==> flow/design.v <==
`timescale 1ns / 1ps
module FIFO(clk, rst, wr_en, rd_en, buf_in, buf_out, buf_empty, buf_full, fifo_counter);
input clk, rst, wr_en, rd_en;
input [7:0] buf_in;
output [7:0] buf_out;
output buf_empty, buf_full;
output [6:0] fifo_counter;
reg [7:0] buf_out;
reg buf_empty, buf_full;
reg [6:0] fifo_counter;
reg [5:0] rd_ptr, wr_ptr;
reg [7:0] buf_mem[63:0];
always@ (fifo_counter) begin
    buf_empty = (fifo_counter == 0);  
    buf_full = (fifo_counter == 64);  
end
always @(posedge clk or posedge rst) begin
    if( rst )  
        fifo_counter <= 0;
    else if((!buf_full && wr_en) && (!buf_empty && rd_en))  
        fifo_counter <= fifo_counter;
    else if (!buf_full && wr_en)  
        fifo_counter <= fifo_counter + 1;
    else if (!buf_empty && rd_en)  
        fifo_counter <= fifo_counter - 1;
    else  
        fifo_counter <= fifo_counter;
end
always @(posedge clk or posedge rst) begin
    if (rst)  
        buf_out <= 0;
    else begin
        if (rd_en && !buf_empty)
            buf_out <= buf_mem[rd_ptr];
        else  
            buf_out <= buf_out;
    end
end
always @(posedge clk) begin
    if (!buf_full && wr_en)
        buf_mem[wr_ptr] <= buf_in;
    else
        buf_mem[wr_ptr] <= buf_mem[wr_ptr];
end
always @(posedge clk or posedge rst) begin
    if(rst) begin
        wr_ptr <= 0;
        rd_ptr <= 0;
    end
    else begin
        if (!buf_full && wr_en)  
            wr_ptr <= wr_ptr + 1;
        else  
            wr_ptr <= wr_ptr;
        if (!buf_empty && rd_en)  
            rd_ptr <= rd_ptr + 1;
        else  
            rd_ptr <= rd_ptr;               
    end
end
endmodule
== Reports on FIFO ==
Tool output for the design above, in the order of the flow.
Lines are those of the file above, counted from 1.
Library cell names are shortened.
The mark -- stands for no value.

* Top module: FIFO
* Clock input: clk
* Cell library: sky130hd
* Corner: tt_025C_1v80

== Word level ==
Yosys after proc, flatten, opt, wreduce and memory -nomap, before mapping. Memory bits, and registers merged into a memory's read port (data or address), are not among the register bits. Print and check cells are not counted. Equal cells are merged and count once.
Memory sizes are those after Yosys's memory passes, which may raise the word count (mostly to a power of two), join words into wider ones and drop unused or constant bits.

* Add/sub/neg operators: 4
* Equal/unequal tests: 2
* Muxes and demuxes: 7
* Bitwise operators: 2
* Reduce/logical cells: 9

{| class="wikitable"
|+ Operator list
! cell !! number
|-
| 2-to-1 mux 8 bit || 3
|-
| 2-to-1 mux 7 bit || 2
|-
| adder 6 x 1 -> 6 bit with constant B || 2
|-
| adder 7 x 1 -> 7 bit with constant B || 1
|-
| subtractor 7 x 1 -> 7 bit with constant B || 1
|-
| == test 7 bit with constant B || 1
|-
| logical NOT 7 bit || 1
|-
| AND reduction 2 bit || 2
|-
| logical AND 1 bit || 3
|-
| logical NOT 1 bit || 2
|-
| nonzero test 2 bit || 1
|-
| 2-to-1 mux 1 bit || 2
|-
| inequality test 1 bit with constant B || 1
|-
| OR 1 bit || 1
|-
| inverter 1 bit || 1
|}

* Register bits: 19
* Memory bits (writable): 512
* Clocked read ports x word width: 8
* Memories: 1
* Bits of input ports: 12
* Output and inout port bits: 17
* Elaborated cells: 28

{| class="wikitable"
|+ Memory list
! memory !! depth !! bits a word !! read ports !! write ports !! line !! RTL
|-
| buf_mem || 64 || 8 || 1 || 1 || 12 || <nowiki>reg [7:0] buf_mem[63:0];</nowiki>
|}

== Longest topological paths ==
Longest topological path by Yosys (ltp), each cell counted once; first at word level (registers and memories cut), then after technology mapping (sequential cells cut; the memories' decode and read muxes count).

* Depth after elaboration: 6
* ABC_AREA: 1
* Mapped depth: 15
* Mapped depth without buffers: 15

== Netlist ==
The flow's flattened synthesis, as Yosys stat reports it; memories are mapped. The netlist is that of the ABC_AREA named above (0 if unset); the other value can give another one.
The area totals of this step are shown rounded.

* Cells in the netlist: 2134
* Cell area after synthesis: 22980 um2
* Area of sequential cells: 16050 um2
* Mapped flip-flops: 539
* Buffers: 106

{| class="wikitable"
|+ Cells by type
! type !! number !! area in all (um2)
|-
| edfxtp_1 || 512 || 1.54E+04
|-
| nand2_1 || 745 || 2.8E+03
|-
| nand3_1 || 285 || 1.43E+03
|-
| inv_1 || 181 || 679.402
|-
| dfrtp_1 || 27 || 675.648
|-
| nor2_1 || 148 || 555.533
|-
| buf_2 || 46 || 230.221
|-
| o211ai_1 || 24 || 180.173
|-
| a21oi_1 || 35 || 175.168
|-
| buf_6 || 13 || 146.39
|-
| buf_4 || 15 || 112.608
|-
| o21ai_0 || 22 || 110.106
|-
| clkbuf_1 || 27 || 101.347
|-
| ha_1 || 8 || 100.096
|-
| xor2_1 || 11 || 96.342
|-
| nor3_1 || 6 || 30.029
|-
| inv_2 || 6 || 22.522
|-
| fa_1 || 1 || 20.019
|}

Other cell types: 12; their cells: 22.

== Worst setup path after synthesis ==
Source: OpenSTA report_checks on the synthesized netlist (no wires, ideal clock, input and output delay 20% of the period each), path of least setup slack; recovery checks are left aside. Register names are those of the netlist, which keeps one name where synthesis merged equal registers.

* Path type: in2reg
* Start point: in wr_en
* End point: reg fifo_counter[6]
* Period: 5000 ps
* External input delay: 1000 ps
* Setup time: 122 ps
* Launch time at the first pin: 1000 ps
* Arrival time: 2345 ps
* Data required time: 4878 ps
* Setup slack: 2533 ps
* Delay of the path: 1467 ps
* Driving pins on the path: 13
* Path buffers: 0
* Synthesis period reached: 2467 ps

"delay of the path" is the arrival time less input delay plus setup time.
"driving pins on the path" counts driving pins, that of a launching flip-flop among them; a cell with two outputs on the path counts twice.
"synthesis period reached" = period - worst setup slack (recovery checks aside). The figure is calculated, with input and output delays left at 20% of the set period.
Between the ends stands the longest chain of elaborated cells between them, by number of cells; it is not shown to be the way that was timed. Of several equally long chains one is given.
A line is the first line of the expression or statement that the cell stems from. Yosys adds cells for indexed reads and writes and turns some case tables into memories.
A register here has more assigning lines than the two given.

* Cell sequence: inv_1 > nor2_4 > inv_2 > fa_1 > nand3_1 > nand3_1 > nand2_1 > nand2_1 > a21oi_1 > inv_1 > nand2_1 > nand2_1 > xor2_1
* Length of the longest elaborated chain: 4
* Elaborated cells between the ends (all ways): 6
* Classes of those cells: mux (1); logic (1); reduce/logical (4)

{| class="wikitable"
|+ RTL lines, path after synthesis
! item !! line !! RTL
|-
| start, declared || 3 || <nowiki>input clk, rst, wr_en, rd_en;</nowiki>
|-
| logical AND 1 bit x2 || 20 || <nowiki>else if((!buf_full && wr_en) && (!buf_empty && rd_en))</nowiki>
|-
| inverter 1 bit || -- ||
|-
| AND reduction 2 bit || -- ||
|-
| end, assigned || 21 || <nowiki>fifo_counter <= fifo_counter;</nowiki>
|-
| end, assigned || 23 || <nowiki>fifo_counter <= fifo_counter + 1;</nowiki>
|-
| end, declared || 7 || <nowiki>output [6:0] fifo_counter;</nowiki>
|}

== Timing after layout ==
From the final timing report of run 1: the path of least setup slack in the routed layout; clock arrival at registers is part of the times.
The path's times are printed in steps of 10 ps; the period is the one set.

* Path type: reg2out
* Start point: reg fifo_counter[0]
* End point: out buf_full
* Period: 3060 ps
* Output delay: 610 ps
* Launch time at the first pin: 620 ps
* Arrival time: 1870 ps
* Data required time: 2450 ps
* Setup slack: 580 ps
* Driving pins on the path: 5
* Path buffers: 1

Between the ends stands the longest chain of elaborated cells between them, by number of cells; it is not shown to be the way that was timed. Of several equally long chains one is given.
A register here has more assigning lines than the two given.

* Cell sequence: dfrtp_2 > nor2_1 > nand3_2 > nor3_4 > dlygate4sd2_1
* Length of the longest elaborated chain: 1
* Elaborated cells between the ends (all ways): 1
* RTL lines with such cells: 1
* Classes of those cells: eq/ne (1)

{| class="wikitable"
|+ RTL lines, path after layout
! item !! line !! RTL
|-
| start, declared || 7 || <nowiki>output [6:0] fifo_counter;</nowiki>
|-
| start, assigned || 21 || <nowiki>fifo_counter <= fifo_counter;</nowiki>
|-
| start, assigned || 23 || <nowiki>fifo_counter <= fifo_counter + 1;</nowiki>
|-
| == test 7 bit || 15 || <nowiki>buf_full = (fifo_counter == 64);</nowiki>
|-
| end, declared || 6 || <nowiki>output buf_empty, buf_full;</nowiki>
|}

Appendix: measured runs

3 stored runs of FIFO in the flow (synthesis by Yosys, layout by OpenROAD, sky130hd cells), in arbitrary order. Constraints: input delay and output delay 20% of the set period each, output load 0.01 pF.
"reached clock period" = clock period - worst setup slack. The figure is calculated, with input and output delays left at 20% of the set period.
By "time of the worst setup path" is meant the share of the clock period that the worst setup path is allowed (20% is reserved at inputs, 20% at outputs), minus its slack. Clock arrival times at its registers enter into it.
"time of the worst setup path" is known to 10 ps.
Results are given in rounded form.

=== Run 1 ===
{| class="wikitable"
! Setting !! Value
|-
| ABC_AREA || 1
|-
| CELL_PAD_IN_SITES_GLOBAL_PLACEMENT || 0
|-
| CORE_ASPECT_RATIO || 0.98
|-
| CORE_UTILIZATION || 32
|-
| CTS_CLUSTER_DIAMETER || 349
|-
| GPL_TIMING_DRIVEN || 1
|-
| HOLD_SLACK_MARGIN || 0.3
|-
| MAX_ROUTING_LAYER || met4
|-
| PLACE_DENSITY_LB_ADDON || 0.17
|-
| SETUP_SLACK_MARGIN || 0.52
|-
| SLEW_MARGIN || 25
|-
| TNS_END_PERCENT || 60
|-
| period_ns || 3.06
|-
| CAP_MARGIN || 20
|-
| CORE_MARGIN || 2
|-
! Result !! Value
|-
| Die outline area || 73980 um2
|-
| Time of the worst setup path || 1870 ps
|-
| Worst setup path kind || reg2out
|-
| Post-layout utilization || 37.7%
|-
| Reached clock period || 2484 ps
|-
| Final setup TNS || 0 ps
|-
| Mapped cell area after synthesis || 22980 um2
|-
| Setup slack of the worst path || 576 ps
|}

=== Run 2 ===
{| class="wikitable"
! Setting !! Value
|-
| CORE_MARGIN || 8
|-
| CORE_UTILIZATION || 32
|-
| CTS_CLUSTER_DIAMETER || 261
|-
| GPL_TIMING_DRIVEN || 1
|-
| PLACE_DENSITY || 0.94
|-
| TNS_END_PERCENT || 45
|-
| period_ns || 5.0
|-
| CAP_MARGIN || 20
|-
| SLEW_MARGIN || 20
|-
! Result !! Value
|-
| Die outline area || 75320 um2
|-
| Time of the worst setup path || 2720 ps
|-
| Worst setup path kind || reg2out
|-
| Post-layout utilization || 36.7%
|-
| Reached clock period || 3716 ps
|-
| Final setup TNS || 0 ps
|-
| Mapped cell area after synthesis || 21370 um2
|-
| Setup slack of the worst path || 1284 ps
|}

=== Run 3 ===
{| class="wikitable"
! Setting !! Value
|-
| ABC_AREA || 0
|-
| CAP_MARGIN || 35
|-
| CORE_MARGIN || 5
|-
| CORE_UTILIZATION || 67
|-
| GPL_ROUTABILITY_DRIVEN || 0
|-
| MIN_ROUTING_LAYER || met1
|-
| PLACE_DENSITY || 0.45
|-
| SETUP_SLACK_MARGIN || 1.02
|-
| period_ns || 3.45
|-
| SLEW_MARGIN || 20
|-
! Result !! Value
|-
| Die outline area || 35570 um2
|-
| Time of the worst setup path || 2750 ps
|-
| Worst setup path kind || reg2reg
|-
| Post-layout utilization || 81.1%
|-
| Reached clock period || 2747 ps
|-
| Final setup TNS || 0 ps
|-
| Mapped cell area after synthesis || 21370 um2
|-
| Setup slack of the worst path || 703 ps
|}
